==> flow/design.v <==
module pc(
  input wire rst,
  input wire clk,
  input wire[31:0] din,
  input wire data_hazard,
  input wire control_hazard,
  output reg[31:0] pc
);
always @(posedge clk or posedge rst) begin
  if(rst) begin
      pc<=0;
  end
  else if(control_hazard) pc<=din;
  else if(data_hazard) pc<=pc;
  else pc <= din;
end
endmodule
module npc(
  input wire[1:0] op,
  input wire br,
  input wire[31:0] offset,
  input wire[31:0] rs_imm,
  input wire[31:0] pc,
  output wire[31:0] pc4,
  output reg[31:0] npc
);
assign pc4 = pc+4;
always @(*) begin
  if(op == 2'b01) npc = rs_imm;
  else if(op == 2'b10 && br == 1) npc = pc+offset-8;
  else if(op == 2'b10 && br == 0) npc = pc+4;
  else if(op == 2'b11) npc = pc+offset-8;
  else npc = pc+4;
end
endmodule
module IF_ID(
  input wire clk,
  input wire rst,
  input wire[31:0] IF_inst,
  input wire[31:0] IF_pc4,
  input wire data_hazard,
  input wire control_hazard,   
  output reg[31:0] ID_inst,
  output reg[31:0] ID_pc4
);
always @(posedge clk or posedge rst) begin
  if(rst) ID_inst<=0;
  else if(control_hazard) ID_inst<=0;
  else if(data_hazard) ID_inst<=ID_inst;
  else ID_inst<=IF_inst;
end
always @(posedge clk or posedge rst) begin
  if(rst) ID_pc4<=0;
  else if(control_hazard) ID_pc4<=0;
  else if(data_hazard) ID_pc4<=ID_pc4;
  else ID_pc4<=IF_pc4;
end
endmodule
module control #(
    localparam OP_R    = 7'b0110011,
    localparam OP_I    = 7'b0010011,
    localparam OP_LOAD = 7'b0000011,
    localparam OP_S    = 7'b0100011,
    localparam OP_B    = 7'b1100011,
    localparam OP_LUI  = 7'b0110111,
    localparam OP_JAL  = 7'b1101111,
    localparam OP_JALR = 7'b1100111
)
(
  input wire[31:0] inst,
  output reg[1:0] npc_op,
  output reg rf_we,
  output reg[1:0] rf_wsel,
  output reg[2:0] sext_op,
  output reg alub_sel,
  output reg dram_we,
  output reg[3:0] alu_op,
  output reg[1:0] rf_re
);
wire[6:0] opcode = inst[6:0];
wire[2:0] funct3 = inst[14:12];
wire[6:0] funct7 = inst[31:25];
always @(*) begin
  case(opcode)
    OP_R, OP_I, OP_LOAD, OP_LUI, OP_S: npc_op = 2'b00;
    OP_JALR:                           npc_op = 2'b01;
    OP_B:                              npc_op = 2'b10;
    OP_JAL:                            npc_op = 2'b11;
    default:                           npc_op = 2'b00;
  endcase
end
always @(*) begin
  if(opcode == OP_B || opcode == OP_S) rf_we = 0;
  else rf_we  = 1;
end
always @(*) begin
  case(opcode)
    OP_R, OP_I: rf_wsel = 2'b00;
    OP_LOAD: rf_wsel = 2'b01;
    OP_JALR, OP_JAL: rf_wsel = 2'b10;
    OP_LUI: rf_wsel = 2'b11;
    default: rf_wsel = 2'b00;
  endcase
end
always @(*) begin
  case(opcode)
    OP_I:
      case(funct3)
        3'b001, 3'b101: sext_op = 3'b010; 
        default: sext_op = 3'b001;
      endcase
    OP_LOAD, OP_JALR: sext_op = 3'b001;
    OP_LUI: sext_op = 3'b101;
    OP_JAL: sext_op = 3'b110;
    OP_B: sext_op = 3'b100;
    OP_S: sext_op = 3'b011;
    OP_R: sext_op = 3'b000;
    default: sext_op = 3'b000;
  endcase
end
always @ (*) begin
    case (opcode)
        OP_I, OP_LOAD, OP_S, OP_JALR:
            alub_sel = 1;  
        default:
            alub_sel = 0;  
    endcase
end
always @(*) begin
  if(opcode == OP_S) dram_we = 1;
  else dram_we = 0;
end
always @ (*) begin
    case (opcode)
        OP_R: begin
            case (funct3)
                3'b000 : alu_op = funct7[5] ? 4'b0001 : 4'b0000;
                3'b111 : alu_op = 4'b0010;
                3'b110 : alu_op = 4'b0011 ;
                3'b100 : alu_op = 4'b0100;
                3'b001 : alu_op = 4'b0101;
                3'b101 : alu_op = funct7[5] ? 4'b0111 : 4'b0110;
                default: alu_op = 4'b0010;
            endcase
        end
        OP_I: begin
            case (funct3)
                3'b000 : alu_op = 4'b0000;
                3'b111 : alu_op = 4'b0010;
                3'b110 : alu_op = 4'b0011 ;
                3'b100 : alu_op = 4'b0100;
                3'b001 : alu_op = 4'b0101;
                3'b101 : alu_op = funct7[5] ? 4'b0111 : 4'b0110;
                default: alu_op = 4'b0010;
            endcase
        end
        OP_LOAD, OP_S, OP_JALR:
            alu_op = 4'b0000;
        OP_B:begin
            case(funct3)
              3'b000 : alu_op = 4'b1000;
              3'b001 : alu_op = 4'b1001;
              3'b100 : alu_op = 4'b1010;
              3'b101 : alu_op = 4'b1011;
              default: alu_op = 4'b1000;
            endcase
        end
        default:
            alu_op = 4'b0010;
    endcase
end
always @(*) begin
  case(opcode)
    OP_I, OP_LOAD, OP_JALR:
      rf_re = 2'b01;
    OP_LUI, OP_JAL:
      rf_re = 2'b00;
    default: 
      rf_re = 2'b11;
  endcase
end
endmodule
module sext(
  input wire[31:0] din,
  input wire[2:0] op,
  output reg[31:0] ext
);
wire sign=din[31];
always @(*) begin
  if(op == 3'b000) ext=0;
  else if(op == 3'b001) ext={{20{sign}},{din[31:20]}};
  else if(op == 3'b010) ext={{27{1'b0}},{din[24:20]}};
  else if(op == 3'b011) ext={{20{sign}},{din[31:25]},{din[11:7]}};
  else if(op == 3'b100) ext={{19{sign}},{din[31]},{din[7]},{din[30:25]},{din[11:8]},{1'b0}};
  else if(op == 3'b101) ext={{din[31:12]},{12{1'b0}}};
  else if(op == 3'b110) ext={{11{sign}},{din[31]},{din[19:12]},{din[20]},{din[30:21]},{1'b0}};
  else ext = 0;
end
endmodule
module RF(
  input wire clk,
  input wire[4:0] rR1,
  input wire[4:0] rR2,
  input wire[4:0] wR,
  input wire we,
  input wire[1:0] rf_wsel,
  input wire[31:0] pc4,  
  input wire[31:0] ext,  
  input wire[31:0] alu_c,  
  input wire[31:0] rd,   
  output wire[31:0] rD1,
  output wire[31:0] rD2,
  output reg[31:0] wD   
);
reg[31:0] rf[31:0];
assign rD1 = (rR1 == 5'b0)? 32'b0 : rf[rR1];
assign rD2 = (rR2 == 5'b0)? 32'b0 : rf[rR2];
always @(*) begin
  case(rf_wsel)
    2'b00 : wD = alu_c;
    2'b01 : wD = rd;
    2'b10 : wD = pc4;
    2'b11 : wD = ext;
    default: wD = pc4;
  endcase
end
always @(posedge clk) begin
    if(we && (wR != 5'b0)) rf[wR] <= wD;
end
endmodule
module ID_EX(
  input wire clk,
  input wire rst,
  input wire[1:0] ID_npc_op,
  input wire ID_ram_we,
  input wire[3:0] ID_alu_op,
  input wire ID_alub_sel,
  input wire ID_rf_we,
  input wire[1:0] ID_rf_wsel,
  input wire[4:0] ID_wR,
  input wire[31:0] ID_pc4,
  input wire[31:0] ID_rD1,
  input wire[31:0] ID_rD2,
  input wire[31:0] ID_ext,
  output reg[1:0] EX_npc_op,
  output reg EX_ram_we,
  output reg[3:0] EX_alu_op,
  output reg EX_alub_sel,
  output reg EX_rf_we,
  output reg[1:0] EX_rf_wsel,
  output reg[4:0] EX_wR,
  output reg[31:0] EX_pc4,
  output reg[31:0] EX_rD1,
  output reg[31:0] EX_rD2,
  output reg[31:0] EX_ext,
  input wire control_hazard, 
  input wire data_hazard
);
always @(posedge clk or posedge rst) begin
  if(rst) EX_npc_op<=0;
  else if(control_hazard | data_hazard) EX_npc_op<=0;
  else EX_npc_op <= ID_npc_op;
end
always @(posedge clk or posedge rst) begin
  if(rst) EX_ram_we<=0;
  else if(control_hazard | data_hazard) EX_ram_we<=0;
  else EX_ram_we <= ID_ram_we;
end
always @(posedge clk or posedge rst) begin
  if(rst) EX_alu_op<=0;
  else if(control_hazard | data_hazard) EX_alu_op<=0;
  else EX_alu_op <= ID_alu_op;
end
always @(posedge clk or posedge rst) begin
  if(rst) EX_alub_sel<=0;
  else if(control_hazard | data_hazard) EX_alub_sel<=0;
  else EX_alub_sel <= ID_alub_sel;
end
always @(posedge clk or posedge rst) begin
  if(rst) EX_rf_we<=0;
  else if(control_hazard | data_hazard) EX_rf_we<=0;
  else EX_rf_we <= ID_rf_we;
end
always @(posedge clk or posedge rst) begin
  if(rst) EX_rf_wsel<=0;
  else if(control_hazard | data_hazard) EX_rf_wsel<=0;
  else EX_rf_wsel <= ID_rf_wsel;
end
always @(posedge clk or posedge rst) begin
  if(rst) EX_wR<=0;
  else if(control_hazard | data_hazard) EX_wR<=0;
  else EX_wR <= ID_wR;
end
always @(posedge clk or posedge rst) begin
  if(rst) EX_pc4<=0;
  else if(control_hazard | data_hazard) EX_pc4<=0;
  else EX_pc4 <= ID_pc4;
end
always @(posedge clk or posedge rst) begin
  if(rst) EX_rD1<=0;
  else if(control_hazard | data_hazard) EX_rD1<=0;
  else EX_rD1 <= ID_rD1;
end
always @(posedge clk or posedge rst) begin
  if(rst) EX_rD2<=0;
  else if(control_hazard | data_hazard) EX_rD2<=0;
  else EX_rD2 <= ID_rD2;
end
always @(posedge clk or posedge rst) begin
  if(rst) EX_ext<=0;
  else if(control_hazard | data_hazard) EX_ext<=0;
  else EX_ext <= ID_ext;
end
endmodule
module alu(
  input wire[31:0] rs1,
  input wire[31:0] rs2,
  input wire[31:0] imm,
  input wire alub_sel,
  input wire[3:0] alu_op,
  output wire[31:0] alu_c,
  output wire alu_f
);
  wire[31:0] dataA = rs1;
  wire[31:0] dataB = alub_sel ? imm : rs2;
  reg[31:0] result;
    always @(*) begin
        case(alu_op)
            4'b0000 : result = dataA + dataB;
            4'b0001 : result = dataA - dataB;
            4'b0010 : result = dataA & dataB;
            4'b0011  : result = dataA | dataB;
            4'b0100 : result = dataA ^ dataB;
            4'b0101 : result = dataA << dataB[4:0];
            4'b0110 : result = dataA >> dataB[4:0];
            4'b0111 : result = ($signed(dataA)) >>> dataB[4:0];
            default : result = 0;
        endcase
    end
    assign alu_c = result;
    wire[31:0] sub = dataA - dataB;
    wire lt = (dataA[31] ^ dataB[31]) ? dataA[31] : sub[31];
    reg f;
    always @(*) begin
      if(alu_op == 4'b1000 && sub == 0) f = 1;
      else if(alu_op == 4'b1001 && sub != 0) f = 1;
      else if(alu_op == 4'b1010 && lt) f = 1;
      else if(alu_op == 4'b1011 && lt == 0) f = 1;
      else f = 0; 
    end
    assign alu_f = f;
endmodule
module EX_MEM(
  input wire clk,
  input wire rst,
  input wire EX_ram_we,
  input wire EX_rf_we,
  input wire[1:0] EX_rf_wsel,
  input wire[4:0] EX_wR,
  input wire[31:0] EX_pc4,
  input wire[31:0] EX_alu_c,
  input wire[31:0] EX_rD2,
  input wire[31:0] EX_ext,
  output reg MEM_ram_we,
  output reg MEM_rf_we,
  output reg[1:0] MEM_rf_wsel,
  output reg[4:0] MEM_wR,
  output reg[31:0] MEM_pc4,
  output reg[31:0] MEM_alu_c,
  output reg[31:0] MEM_rD2,
  output reg[31:0] MEM_ext
);
always @(posedge clk or posedge rst) begin
  if(rst) MEM_ram_we <= 0;
  else MEM_ram_we <= EX_ram_we;
end
always @(posedge clk or posedge rst) begin
  if(rst) MEM_rf_we <= 0;
  else MEM_rf_we <= EX_rf_we;
end
always @(posedge clk or posedge rst) begin
  if(rst) MEM_rf_wsel <= 0;
  else MEM_rf_wsel <= EX_rf_wsel;
end
always @(posedge clk or posedge rst) begin
  if(rst) MEM_wR <= 0;
  else MEM_wR <= EX_wR;
end
always @(posedge clk or posedge rst) begin
  if(rst) MEM_pc4 <= 0;
  else MEM_pc4 <= EX_pc4;
end
always @(posedge clk or posedge rst) begin
  if(rst) MEM_alu_c <= 0;
  else MEM_alu_c <= EX_alu_c;
end
always @(posedge clk or posedge rst) begin
  if(rst) MEM_rD2 <= 0;
  else MEM_rD2 <= EX_rD2;
end
always @(posedge clk or posedge rst) begin
  if(rst) MEM_ext <= 0;
  else MEM_ext <= EX_ext;
end
endmodule
module MEM_WB(
  input wire clk,
  input wire rst,
  input wire MEM_rf_we,
  input wire[1:0] MEM_rf_wsel,
  input wire[4:0] MEM_wR,
  input wire[31:0] MEM_pc4,
  input wire[31:0] MEM_alu_c,
  input wire[31:0] MEM_rd,
  input wire[31:0] MEM_ext,
  output reg WB_rf_we,
  output reg[1:0] WB_rf_wsel,
  output reg[4:0] WB_wR,
  output reg[31:0] WB_pc4,
  output reg[31:0] WB_alu_c,
  output reg[31:0] WB_rd,
  output reg[31:0] WB_ext
);
always @(posedge clk or posedge rst) begin
  if(rst) WB_rf_we <= 0;
  else WB_rf_we <= MEM_rf_we;
end
always @(posedge clk or posedge rst) begin
  if(rst) WB_rf_wsel <= 0;
  else WB_rf_wsel <= MEM_rf_wsel;
end
always @(posedge clk or posedge rst) begin
  if(rst) WB_wR <= 0;
  else WB_wR <= MEM_wR;
end
always @(posedge clk or posedge rst) begin
  if(rst) WB_pc4 <= 0;
  else WB_pc4 <= MEM_pc4;
end
always @(posedge clk or posedge rst) begin
  if(rst) WB_alu_c <= 0;
  else WB_alu_c <= MEM_alu_c;
end
always @(posedge clk or posedge rst) begin
  if(rst) WB_rd <= 0;
  else WB_rd <= MEM_rd;
end
always @(posedge clk or posedge rst) begin
  if(rst) WB_ext <= 0;
  else WB_ext <= MEM_ext;
end
endmodule
module data_hazard_detection(
  input wire[4:0] ID_rR1,
  input wire[4:0] ID_rR2,
  input wire[1:0] ID_rf_re,  
  input wire[31:0] ID_rD1,
  input wire[31:0] ID_rD2,
  input wire[4:0] EX_wR,
  input wire EX_rf_we,
  input wire[1:0] EX_rf_wsel,
  input wire[31:0] EX_pc4,
  input wire[31:0] EX_ext,
  input wire[31:0] EX_alu_c,
  input wire[4:0] MEM_wR,
  input wire MEM_rf_we,
  input wire[1:0] MEM_rf_wsel,
  input wire[31:0] MEM_pc4,
  input wire[31:0] MEM_ext,
  input wire[31:0] MEM_alu_c,
  input wire[31:0] MEM_rd,
  input wire[4:0] WB_wR,
  input wire WB_rf_we,
  input wire[1:0] WB_rf_wsel,
  input wire[31:0] WB_pc4,
  input wire[31:0] WB_ext,
  input wire[31:0] WB_alu_c,
  input wire[31:0] WB_rd,
  output reg[31:0] new_rD1,
  output reg[31:0] new_rD2,
  output wire data_hazard    
);
wire rR1_a = (ID_rR1 == EX_wR) & EX_rf_we &  ID_rf_re[0] & (ID_rR1 != 5'b0);
wire rR2_a = (ID_rR2 == EX_wR) & EX_rf_we &  ID_rf_re[1] & (ID_rR2 != 5'b0);
wire rR1_b = (ID_rR1 == MEM_wR) & MEM_rf_we &  ID_rf_re[0] & (ID_rR1 != 5'b0);
wire rR2_b = (ID_rR2 == MEM_wR) & MEM_rf_we &  ID_rf_re[1] & (ID_rR2 != 5'b0);
wire rR1_c = (ID_rR1 == WB_wR) & WB_rf_we &  ID_rf_re[0] & (ID_rR1 != 5'b0);
wire rR2_c = (ID_rR2 == WB_wR) & WB_rf_we &  ID_rf_re[1] & (ID_rR2 != 5'b0);
assign data_hazard = (rR1_a && EX_rf_wsel == 2'b01) || (rR2_a && EX_rf_wsel == 2'b01);
always @(*) begin
  if(rR1_a) begin
    case(EX_rf_wsel)
      2'b10: new_rD1=EX_pc4;
      2'b11: new_rD1=EX_ext;
      2'b00: new_rD1=EX_alu_c;
      default: new_rD1=EX_alu_c;
    endcase
  end
  else if(rR1_b) begin
    case(MEM_rf_wsel)
    2'b10: new_rD1=MEM_pc4;
    2'b11: new_rD1=MEM_ext;
    2'b00: new_rD1=MEM_alu_c;
    2'b01: new_rD1=MEM_rd;
    default: new_rD1=MEM_alu_c;
    endcase
  end
  else if(rR1_c) begin
    case(WB_rf_wsel)
    2'b10: new_rD1=WB_pc4;
    2'b11: new_rD1=WB_ext;
    2'b00: new_rD1=WB_alu_c;
    2'b01: new_rD1=WB_rd;
    default: new_rD1=WB_alu_c;
    endcase
  end
  else new_rD1=ID_rD1;
end
always @(*) begin
  if(rR2_a) begin
    case(EX_rf_wsel)
      2'b10: new_rD2=EX_pc4;
      2'b11: new_rD2=EX_ext;
      2'b00: new_rD2=EX_alu_c;
      default: new_rD2=EX_alu_c;
    endcase
  end
  else if(rR2_b) begin
    case(MEM_rf_wsel)
    2'b10: new_rD2=MEM_pc4;
    2'b11: new_rD2=MEM_ext;
    2'b00: new_rD2=MEM_alu_c;
    2'b01: new_rD2=MEM_rd;
    default: new_rD2=MEM_alu_c;
    endcase
  end
  else if(rR2_c) begin
    case(WB_rf_wsel)
    2'b10: new_rD2=WB_pc4;
    2'b11: new_rD2=WB_ext;
    2'b00: new_rD2=WB_alu_c;
    2'b01: new_rD2=WB_rd;
    default: new_rD2=WB_alu_c;
    endcase
  end
  else new_rD2=ID_rD2;
end
endmodule
module control_hazard_detection(
  input wire[1:0] EX_npc_op,
  input wire alu_f,
  output reg control_hazard
);
always @(*) begin
  if(EX_npc_op == 2'b01 || EX_npc_op == 2'b11) control_hazard = 1'b1;
  else if(EX_npc_op == 2'b10 && alu_f == 1) control_hazard = 1'b1;
  else control_hazard = 1'b0;
end
endmodule
`timescale 1ns / 1ps
module myCPU (
    input  wire         cpu_rst,
    input  wire         cpu_clk,
    output wire [13:0]  inst_addr,
    input  wire [31:0]  inst,
    output wire [31:0]  Bus_addr,
    input  wire [31:0]  Bus_rdata,
    output wire         Bus_wen,
    output wire [31:0]  Bus_wdata
);
wire[31:0] pc;
wire[31:0] npc;
wire[31:0] pc4;
wire[31:0] ID_inst;
wire[31:0] ID_pc4;
wire[1:0] npc_op;
wire rf_we;
wire[1:0] rf_wsel;
wire[2:0] sext_op;
wire alub_sel;
wire dram_we;
wire[3:0] alu_op;
wire[1:0] rf_re;
wire[31:0] ext;
wire[31:0] rD1;
wire[31:0] rD2;
wire[31:0] wD;
wire[1:0] EX_npc_op;
wire EX_ram_we;
wire[3:0] EX_alu_op;
wire EX_alub_sel;
wire EX_rf_we;
wire[1:0] EX_rf_wsel;
wire[4:0] EX_wR;
wire[31:0] EX_pc4;
wire[31:0] EX_rD1;
wire[31:0] EX_rD2;
wire[31:0] EX_ext;
wire[31:0] alu_c;
wire alu_f;
wire MEM_ram_we;
wire MEM_rf_we;
wire[1:0] MEM_rf_wsel;
wire[4:0] MEM_wR;
wire[31:0] MEM_pc4;
wire[31:0] MEM_alu_c;
wire[31:0] MEM_rD2;
wire[31:0] MEM_ext;
wire[31:0] rd;
wire WB_rf_we;
wire[1:0] WB_rf_wsel;
wire[4:0] WB_wR;
wire[31:0] WB_pc4;
wire[31:0] WB_alu_c;
wire[31:0] WB_rd;
wire[31:0] WB_ext;
wire[31:0] new_rD1;
wire[31:0] new_rD2;
wire data_hazard;
wire control_hazard;
pc PC(
  .rst(cpu_rst),
  .clk(cpu_clk),
  .din(npc),
  .data_hazard(data_hazard),
  .control_hazard(control_hazard),
  .pc(pc)
);
npc NPC(
  .op(EX_npc_op),
  .br(alu_f),
  .offset(EX_ext),
  .rs_imm(alu_c),
  .pc(pc),
  .pc4(pc4),
  .npc(npc)
);
assign inst_addr = pc[15:2];
IF_ID U_IF_ID(
  .clk(cpu_clk),
  .rst(cpu_rst),
  .IF_inst(inst),
  .IF_pc4(pc4),
  .data_hazard(data_hazard),
  .control_hazard(control_hazard),   
  .ID_inst(ID_inst),
  .ID_pc4(ID_pc4)
);
control CU(
  .inst(ID_inst),
  .npc_op(npc_op),
  .rf_we(rf_we),
  .rf_wsel(rf_wsel),
  .sext_op(sext_op),
  .alub_sel(alub_sel),
  .dram_we(dram_we),
  .alu_op(alu_op),
  .rf_re(rf_re)
);
sext SEXT(
  .din(ID_inst),
  .op(sext_op),
  .ext(ext)
);
RF U_RF(
  .clk(cpu_clk),
  .rR1(ID_inst[19:15]),
  .rR2(ID_inst[24:20]),
  .wR(WB_wR),
  .we(WB_rf_we),
  .rf_wsel(WB_rf_wsel),
  .pc4(WB_pc4),  
  .ext(WB_ext),  
  .alu_c(WB_alu_c),  
  .rd(WB_rd),   
  .rD1(rD1),
  .rD2(rD2),
  .wD(wD)  
);
ID_EX U_ID_EX(
  .clk(cpu_clk),
  .rst(cpu_rst),
  .ID_npc_op(npc_op),
  .ID_ram_we(dram_we),
  .ID_alu_op(alu_op),
  .ID_alub_sel(alub_sel),
  .ID_rf_we(rf_we),
  .ID_rf_wsel(rf_wsel),
  .ID_wR(ID_inst[11:7]),
  .ID_pc4(ID_pc4),
  .ID_rD1(new_rD1),
  .ID_rD2(new_rD2),
  .ID_ext(ext),
  .EX_npc_op(EX_npc_op),
  .EX_ram_we(EX_ram_we),
  .EX_alu_op(EX_alu_op),
  .EX_alub_sel(EX_alub_sel),
  .EX_rf_we(EX_rf_we),
  .EX_rf_wsel(EX_rf_wsel),
  .EX_wR(EX_wR),
  .EX_pc4(EX_pc4),
  .EX_rD1(EX_rD1),
  .EX_rD2(EX_rD2),
  .EX_ext(EX_ext),
  .control_hazard(control_hazard), 
  .data_hazard(data_hazard)
);
alu ALU(
  .rs1(EX_rD1),
  .rs2(EX_rD2),
  .imm(EX_ext),
  .alub_sel(EX_alub_sel),
  .alu_op(EX_alu_op),
  .alu_c(alu_c),
  .alu_f(alu_f)
);
EX_MEM U_EX_MEM(
  .clk(cpu_clk),
  .rst(cpu_rst),
  .EX_ram_we(EX_ram_we),
  .EX_rf_we(EX_rf_we),
  .EX_rf_wsel(EX_rf_wsel),
  .EX_wR(EX_wR),
  .EX_pc4(EX_pc4),
  .EX_alu_c(alu_c),
  .EX_rD2(EX_rD2),
  .EX_ext(EX_ext),
  .MEM_ram_we(MEM_ram_we),
  .MEM_rf_we(MEM_rf_we),
  .MEM_rf_wsel(MEM_rf_wsel),
  .MEM_wR(MEM_wR),
  .MEM_pc4(MEM_pc4),
  .MEM_alu_c(MEM_alu_c),
  .MEM_rD2(MEM_rD2),
  .MEM_ext(MEM_ext)
);
assign Bus_addr = MEM_alu_c;   
assign rd = Bus_rdata;     
assign Bus_wen = MEM_ram_we;  
assign Bus_wdata = MEM_rD2;    
MEM_WB U_MEM_WB(
  .clk(cpu_clk),
  .rst(cpu_rst),
  .MEM_rf_we(MEM_rf_we),
  .MEM_rf_wsel(MEM_rf_wsel),
  .MEM_wR(MEM_wR),
  .MEM_pc4(MEM_pc4),
  .MEM_alu_c(MEM_alu_c),
  .MEM_rd(rd),
  .MEM_ext(MEM_ext),
  .WB_rf_we(WB_rf_we),
  .WB_rf_wsel(WB_rf_wsel),
  .WB_wR(WB_wR),
  .WB_pc4(WB_pc4),
  .WB_alu_c(WB_alu_c),
  .WB_rd(WB_rd),
  .WB_ext(WB_ext)
);
data_hazard_detection U_datahazard_detection(
  .ID_rR1(ID_inst[19:15]),
  .ID_rR2(ID_inst[24:20]),
  .ID_rf_re(rf_re),  
  .ID_rD1(rD1),
  .ID_rD2(rD2),
  .EX_wR(EX_wR),
  .EX_rf_we(EX_rf_we),
  .EX_rf_wsel(EX_rf_wsel),
  .EX_pc4(EX_pc4),
  .EX_ext(EX_ext),
  .EX_alu_c(alu_c),
  .MEM_wR(MEM_wR),
  .MEM_rf_we(MEM_rf_we),
  .MEM_rf_wsel(MEM_rf_wsel),
  .MEM_pc4(MEM_pc4),
  .MEM_ext(MEM_ext),
  .MEM_alu_c(MEM_alu_c),
  .MEM_rd(rd),
  .WB_wR(WB_wR),
  .WB_rf_we(WB_rf_we),
  .WB_rf_wsel(WB_rf_wsel),
  .WB_pc4(WB_pc4),
  .WB_ext(WB_ext),
  .WB_alu_c(WB_alu_c),
  .WB_rd(WB_rd),
  .new_rD1(new_rD1),
  .new_rD2(new_rD2),
  .data_hazard(data_hazard)
);
control_hazard_detection U_control_hazard_detection(
  .EX_npc_op(EX_npc_op),
  .alu_f(alu_f),
  .control_hazard(control_hazard)
);
endmodule
Lab notebook: myCPU

* Reports on myCPU *
Each step is given for the RTL above and for the edited RTL.
Lines under "before" count in the file above, lines under "after" in the edited file.
"difference" is "after" less "before", of the values as shown.
Operators: Yosys type, input widths -> output width; for muxes data width and select width s.
Cell names lack the library's common part.
A cell with -- has no value.

set-up
  top module = myCPU
  clock = cpu_clk
  standard-cell library = sky130hd
  timing corner = tt_025C_1v80

* Edit of the RTL *
Unified diff, file above to edited file.
The edit is scripted: it alters the design's behaviour and was not made to optimise anything.

begin of diff
@@ -399,8 +399,5 @@
   else MEM_rD2 <= EX_rD2;
 end
-always @(posedge clk or posedge rst) begin
-  if(rst) MEM_ext <= 0;
-  else MEM_ext <= EX_ext;
-end
+always @(*) MEM_ext = EX_ext;
 endmodule
 module MEM_WB(
end of diff

* Elaborated design *
Source: Yosys, flattened and elaborated, memories not mapped. Widths are those after wreduce. Registers that Yosys merges into a memory's read port (data or address) are not register bits. Print and check cells do not count.
Yosys's memory passes give these memory sizes; they may raise the number of words (mostly to a power of two), join words into wider ones and drop unused or constant bits.

operators by class
  item                              before  after  difference
  add/sub/neg operators             5       5      0
  eq/ne operators                   48      48     0
  shift-type cells                  3       3      0
  multiplexer cells                 65      65     0
  bitwise logic cells               25      25     0
  reductions and logical operators  31      31     0

Operator kinds equal on both sides are left out: 54.

word-level totals
  item                        before  after  difference
  register bits               513     481    -32
  memory bits (writable)      1,024   1,024  0
  memories                    1       1      0
  input port bits             66      66     0
  output and inout port bits  79      79     0
  elaborated cells            207     206    -1

memory list
  item                                     before                    after
  words x width with read and write ports  U_RF.rf 32 x 32 bit 2R1W  U_RF.rf 32 x 32 bit 2R1W

* Longest topological paths *
Depth = most cells in a row (Yosys ltp): at word level without a register or memory, in the mapped netlist without a sequential cell, where the memories' decode and read muxes count.

depth
  item                           before  after  difference
  depth after elaboration        16      16     0
  ABC_AREA                       0       0      --
  gate-level depth with buffers  32      32     0
  gate-level depth less buffers  27      25     -2

* After synthesis *
The flow's flattened synthesis, as Yosys stat reports it; memories are mapped. The netlist is that of the ABC_AREA named above (0 if unset); the other value can give another one.

synthesis totals
  item                               before     after      difference
  cells in the netlist               5,579      5,459      -120
  cell area after synthesis (sq mm)  0.0798353  0.0790946  -0.0007407
  area of sequential cells (sq mm)   0.0438133  0.0430125  -0.0008008
  mapped flip-flops                  1,546      1,514      -32
  buffers                            419        407        -12

cells by type
  type      before  after  difference
  nand2_1   341     269    -72
  mux2i_1   206     141    -65
  o21ai_0   192     143    -49
  dfrtp_1   521     489    -32
  a21o_1    55      25     -30
  clkbuf_1  313     287    -26
  mux4_2    720     745    +25
  a21oi_1   299     274    -25
  nand3_1   70      94     +24
  nor2b_1   18      41     +23
  a211oi_1  94      114    +20
  nor2_1    394     412    +18
  o211ai_1  42      59     +17
  o311ai_0  1       18     +17
  a22oi_1   45      61     +16
  buf_2     4       20     +16
  a32o_1    0       15     +15
  nand2b_1  24      13     -11

Cell types equal on both sides are left out: 14.
The list need not be complete.
By module: a second synthesis without flattening, with its own total; a netlist apart from the flattened one above.

unflattened totals
  item                                  before     after      difference
  cells (unflattened synthesis)         5,962      5,962      0
  area (unflattened synthesis) (sq mm)  0.0835676  0.0830071  -0.0005605

Rows give one instance, submodules left out.

modules, before
  module                    instances  cells  area (sq mm)  sequential area (sq mm)
  RF                        1          2,441  0.048484      0.0307495
  alu                       1          1,445  0.0093815     0
  ID_EX                     1          321    0.0052425     0.0036035
  data_hazard_detection     1          499    0.0049335     0
  npc                       1          558    0.003631      0
  EX_MEM                    1          138    0.003432      0.0034283
  MEM_WB                    1          137    0.003407      0.0034033
  IF_ID                     1          207    0.0026213     0.0016015
  pc                        1          70     0.0013626     0.0008008
  sext                      1          82     0.0006756     0
  control                   1          63     0.0003891     0
  control_hazard_detection  1          1      0.0000075     0
  myCPU                     1          0      0             0

modules, after
  module                    instances  cells  area (sq mm)  sequential area (sq mm)
  RF                        1          2,441  0.048484      0.0307495
  alu                       1          1,445  0.0093815     0
  ID_EX                     1          321    0.0052425     0.0036035
  data_hazard_detection     1          499    0.0049335     0
  npc                       1          558    0.003631      0
  MEM_WB                    1          137    0.003407      0.0034033
  EX_MEM                    1          138    0.0028715     0.0026275
  IF_ID                     1          207    0.0026213     0.0016015
  pc                        1          70     0.0013626     0.0008008
  sext                      1          82     0.0006756     0
  control                   1          63     0.0003891     0
  control_hazard_detection  1          1      0.0000075     0
  myCPU                     1          0      0             0

* Path before layout *
OpenSTA on the mapped netlist: ideal clock, no wires. The path of least setup slack (recovery checks aside). Input and output delay are each 20% of the period. Register names are those of the netlist, which keeps one name where synthesis merged equal registers.

path post-synthesis
  item                           before                        after                         difference
  kind                           flip-flop to flip-flop        flip-flop to flip-flop        --
  start point                    register U_ID_EX.EX_alub_sel  register U_ID_EX.EX_alub_sel  --
  end point                      register U_ID_EX.EX_ext[19]   register PC.pc[26]            --
  clock period (ps)              8,500                         8,500                         0
  setup time (ps)                73                            77                            +4
  time at the first pin (ps)     0                             0                             0
  arrival time (ps)              7,696                         7,359                         -337
  data required time (ps)        8,427                         8,423                         -4
  slack (ps)                     731                           1,063                         +332
  path delay (ps)                7,769                         7,436                         -333
  stages on the path             32                            31                            -1
  path buffers                   5                             6                             +1
  synthesis period reached (ps)  7,769                         7,437                         -332

"path delay" is the arrival time less input delay plus setup time.
"stages on the path": output pins that drive a net of the path, with the launching flip-flop's if there is one; two outputs of one cell count as two.
"synthesis period reached" = period - worst setup slack (recovery checks aside). The figure is calculated, with input and output delays left at 20% of the set period.
Between the ends stands the longest chain of elaborated cells between them, by number of cells; it is not shown to be the way that was timed. Of several equally long chains one is given.
Each line given opens the expression or statement behind the cell; cells for indexed reads and writes are added by Yosys, which also makes memories of some case tables.
A register here has more assigning lines than the two given.

on the way, post-synthesis, before
  path through = dfrtp_1 -> clkbuf_1 -> mux2i_1 -> clkbuf_1 -> clkbuf_1 -> buf_1 -> ha_1 -> or2_0 -> a221oi_2 -> o211a_1 -> nor4_2 -> o21ai_1 -> a22oi_1 -> nor2_1 -> nor2_1 -> nor2_1 -> nor2_1 -> fa_1 -> inv_1 -> nor4_1 -> o31ai_1 -> nor3_1 -> nand4_1 -> nor4b_1 -> nand4b_1 -> or4_1 -> or3_1 -> a311o_1 -> a2111o_1 -> o21bai_4 -> buf_6 -> a21oi_2
  length of the longest elaborated chain = 14
  elaborated cells between the ends (all ways) = 20
  classes of those cells = add/sub: 1; mux: 9; logic: 3; reduce/logical: 7

ends and longest elaborated chain, post-synthesis, before
  item               line  RTL
  start, declared    248   output reg EX_alub_sel,
  start, assigned    275   if(rst) EX_alub_sel<=0;
  start, assigned    277   else EX_alub_sel <= ID_alub_sel;
  $mux 32            325   wire[31:0] dataB = alub_sel ? imm : rs2;
  $sub 32x32->32     341   wire[31:0] sub = dataA - dataB;
  $mux 1             342   wire lt = (dataA[31] ^ dataB[31]) ? dataA[31] : sub[31];
  $not 1->1          348   else if(alu_op == 4'b1011 && lt == 0) f = 1;
  $logic_and 1x1->1  348
  $mux 1             348
  $mux 1             347   else if(alu_op == 4'b1010 && lt) f = 1;
  $mux 1             346   else if(alu_op == 4'b1001 && sub != 0) f = 1;
  $mux 1             345   if(alu_op == 4'b1000 && sub == 0) f = 1;
  $logic_and 1x1->1  556   else if(EX_npc_op == 2'b10 && alu_f == 1) control_hazard = 1'b1;
  $mux 1             556
  $mux 1             555   if(EX_npc_op == 2'b01 || EX_npc_op == 2'b11) control_hazard = 1'b1;
  $or 1x1->1         311   else if(control_hazard | data_hazard) EX_ext<=0;
  $mux 32            311
  end, assigned      311
  end, assigned      312   else EX_ext <= ID_ext;
  end, declared      255   output reg[31:0] EX_ext,

on the way, post-synthesis, after
  path through = dfrtp_1 -> clkbuf_1 -> mux2i_1 -> clkbuf_1 -> buf_1 -> ha_1 -> nor2_1 -> o2111ai_1 -> a31oi_2 -> a211oi_1 -> o21bai_1 -> a211o_1 -> a21oi_1 -> nor2_1 -> nor2_1 -> fa_1 -> nand2_1 -> nor3_1 -> o311ai_0 -> a2111oi_0 -> nand4b_1 -> nor4_1 -> nand4_1 -> or4_1 -> o21a_1 -> buf_6 -> or3_1 -> buf_2 -> buf_6 -> mux2_4 -> a21oi_1
  length of the longest elaborated chain = 16
  elaborated cells between the ends (all ways) = 34
  classes of those cells = add/sub: 2; eq/ne: 1; shift: 3; mux: 14; logic: 6; reduce/logical: 8

ends and longest elaborated chain, post-synthesis, after
  item               line  RTL
  start, declared    248   output reg EX_alub_sel,
  start, assigned    275   if(rst) EX_alub_sel<=0;
  start, assigned    277   else EX_alub_sel <= ID_alub_sel;
  $mux 32            325   wire[31:0] dataB = alub_sel ? imm : rs2;
  $sub 32x32->32     341   wire[31:0] sub = dataA - dataB;
  $mux 1             342   wire lt = (dataA[31] ^ dataB[31]) ? dataA[31] : sub[31];
  $not 1->1          348   else if(alu_op == 4'b1011 && lt == 0) f = 1;
  $logic_and 1x1->1  348
  $mux 1             348
  $mux 1             347   else if(alu_op == 4'b1010 && lt) f = 1;
  [... 2 more ...]   --
  $not 1->1          31    else if(op == 2'b10 && br == 0) npc = pc+4;
  $logic_and 1x1->1  31
  $mux 32            31
  $mux 32            30    else if(op == 2'b10 && br == 1) npc = pc+offset-8;
  $mux 32            29    if(op == 2'b01) npc = rs_imm;
  $mux 32            14    else if(data_hazard) pc<=pc;
  $mux 32            13    else if(control_hazard) pc<=din;
  end, assigned      13
  end, assigned      14
  end, declared      7     output reg[31:0] pc

* Timing after layout *
From the final timing report of the runs of set A: the path of least setup slack in the routed layout; clock arrival at registers is part of the times.
The path's times are printed in steps of 10 ps; the period is the one set.

path post-layout
  item                        before                          after                         difference
  kind                        flip-flop to flip-flop          flip-flop to flip-flop        --
  start point                 register U_ID_EX.EX_alub_sel    register U_ID_EX.EX_alub_sel  --
  end point                   register U_ID_EX.EX_rf_wsel[0]  register U_ID_EX.EX_rD1[10]   --
  clock period (ps)           8,310                           8,310                         0
  setup time (ps)             140                             180                           +40
  time at the first pin (ps)  800                             840                           +40
  arrival time (ps)           8,750                           8,730                         -20
  data required time (ps)     8,970                           8,980                         +10
  slack (ps)                  220                             240                           +20
  stages on the path          28                              26                            -2
  path buffers                1                               2                             +1

Between the ends stands the longest chain of elaborated cells between them, by number of cells; it is not shown to be the way that was timed. Of several equally long chains one is given.
A register here has more assigning lines than the two given.

on the way, post-layout, before
  path through = dfrtp_2 -> mux2i_1 -> ha_1 -> or4_1 -> nor3_1 -> o211a_1 -> nor4_2 -> o21ai_1 -> a22oi_1 -> nor2_1 -> nor2_1 -> nor2_1 -> nor2_1 -> fa_1 -> inv_1 -> nor4_1 -> o31ai_1 -> nor3_1 -> nand4_1 -> nor4b_1 -> nand4b_1 -> or4_1 -> or3_1 -> a311o_2 -> buf_4 -> nor2_4 -> nand2_1 -> a2111oi_0
  length of the longest elaborated chain = 14
  elaborated cells between the ends (all ways) = 20
  classes of those cells = add/sub: 1; mux: 9; logic: 3; reduce/logical: 7

ends and longest elaborated chain, post-layout, before
  item               line  RTL
  start, declared    248   output reg EX_alub_sel,
  start, assigned    275   if(rst) EX_alub_sel<=0;
  start, assigned    277   else EX_alub_sel <= ID_alub_sel;
  $mux 32            325   wire[31:0] dataB = alub_sel ? imm : rs2;
  $sub 32x32->32     341   wire[31:0] sub = dataA - dataB;
  $mux 1             342   wire lt = (dataA[31] ^ dataB[31]) ? dataA[31] : sub[31];
  $not 1->1          348   else if(alu_op == 4'b1011 && lt == 0) f = 1;
  $logic_and 1x1->1  348
  $mux 1             348
  $mux 1             347   else if(alu_op == 4'b1010 && lt) f = 1;
  $mux 1             346   else if(alu_op == 4'b1001 && sub != 0) f = 1;
  $mux 1             345   if(alu_op == 4'b1000 && sub == 0) f = 1;
  $logic_and 1x1->1  556   else if(EX_npc_op == 2'b10 && alu_f == 1) control_hazard = 1'b1;
  $mux 1             556
  $mux 1             555   if(EX_npc_op == 2'b01 || EX_npc_op == 2'b11) control_hazard = 1'b1;
  $or 1x1->1         286   else if(control_hazard | data_hazard) EX_rf_wsel<=0;
  $mux 2             286
  end, assigned      286
  end, assigned      287   else EX_rf_wsel <= ID_rf_wsel;
  end, declared      250   output reg[1:0] EX_rf_wsel,

on the way, post-layout, after
  path through = dfrtp_2 -> buf_12 -> mux2i_2 -> ha_1 -> nor2_1 -> o21ai_0 -> a31oi_1 -> o21ai_0 -> o21bai_2 -> a211o_1 -> a21oi_1 -> nor2_1 -> nor2_1 -> fa_1 -> nand2_1 -> nor3_1 -> o311ai_0 -> a2111oi_0 -> nand4b_1 -> nor4_1 -> nand4_1 -> or4_1 -> o21ai_1 -> nand4_1 -> buf_4 -> a21oi_1
  length of the longest elaborated chain = 14
  elaborated cells between the ends (all ways) = 30
  classes of those cells = add/sub: 2; shift: 3; mux: 12; logic: 6; reduce/logical: 7

ends and longest elaborated chain, post-layout, after
  item               line  RTL
  start, declared    248   output reg EX_alub_sel,
  start, assigned    275   if(rst) EX_alub_sel<=0;
  start, assigned    277   else EX_alub_sel <= ID_alub_sel;
  $mux 32            325   wire[31:0] dataB = alub_sel ? imm : rs2;
  $sub 32x32->32     341   wire[31:0] sub = dataA - dataB;
  $mux 1             342   wire lt = (dataA[31] ^ dataB[31]) ? dataA[31] : sub[31];
  $not 1->1          348   else if(alu_op == 4'b1011 && lt == 0) f = 1;
  $logic_and 1x1->1  348
  $mux 1             348
  $mux 1             347   else if(alu_op == 4'b1010 && lt) f = 1;
  $mux 1             346   else if(alu_op == 4'b1001 && sub != 0) f = 1;
  $mux 1             345   if(alu_op == 4'b1000 && sub == 0) f = 1;
  $logic_and 1x1->1  553   else if(EX_npc_op == 2'b10 && alu_f == 1) control_hazard = 1'b1;
  $mux 1             553
  $mux 1             552   if(EX_npc_op == 2'b01 || EX_npc_op == 2'b11) control_hazard = 1'b1;
  $or 1x1->1         301   else if(control_hazard | data_hazard) EX_rD1<=0;
  $mux 32            301
  end, assigned      301
  end, assigned      302   else EX_rD1 <= ID_rD1;
  end, declared      253   output reg[31:0] EX_rD1,

* Measured runs *
Both versions went through the flow (Yosys, OpenROAD) with the same settings in each pair. Constraints: input delay and output delay 20% of the set period each, output load 0.01 pF.

settings, set A
  period_ns = 8.31
  CAP_MARGIN = 20
  CORE_MARGIN = 2
  CORE_UTILIZATION = 40
  SLEW_MARGIN = 20

measured results, set A
  item                                      before     after      difference
  Yosys chip area after synthesis (sq mm)   0.0798353  0.0790946  -0.0007407
  die area (sq mm)                          0.20318    0.201309   -0.001871
  standard-cell area after routing (sq mm)  0.0906044  0.0897185  -0.0008859
  setup slack of the critical path (ps)     218        243        +25
  worst hold slack after layout (ps)        360        344        -16
  power consumption (mW)                    26.144     25.836     -0.308
  achieved period (ps)                      8,092      8,067      -25

settings, set B
  CAP_MARGIN = 20
  CELL_PAD_IN_SITES_DETAIL_PLACEMENT = 2
  CELL_PAD_IN_SITES_GLOBAL_PLACEMENT = 3
  CORE_MARGIN = 7
  CORE_UTILIZATION = 42
  GPL_ROUTABILITY_DRIVEN = 1
  PLACE_DENSITY_LB_ADDON = 0.23
  SLEW_MARGIN = 5
  period_ns = 6.75

measured results, set B
  item                                      before     after      difference
  Yosys chip area after synthesis (sq mm)   0.0798353  0.0790946  -0.0007407
  die area (sq mm)                          0.202487   0.200668   -0.001819
  standard-cell area after routing (sq mm)  0.0945569  0.0928578  -0.0016991
  setup slack of the critical path (ps)     -274       94         +368
  worst hold slack after layout (ps)        347        369        +22
  power consumption (mW)                    34.350     33.569     -0.781
  achieved period (ps)                      7,024      6,656      -368

"achieved period" means the clock period less the worst setup slack. The figure is calculated, with input and output delays left at 20% of the set period.
"power consumption" is the tool's figure for a default switching activity; nothing was simulated.
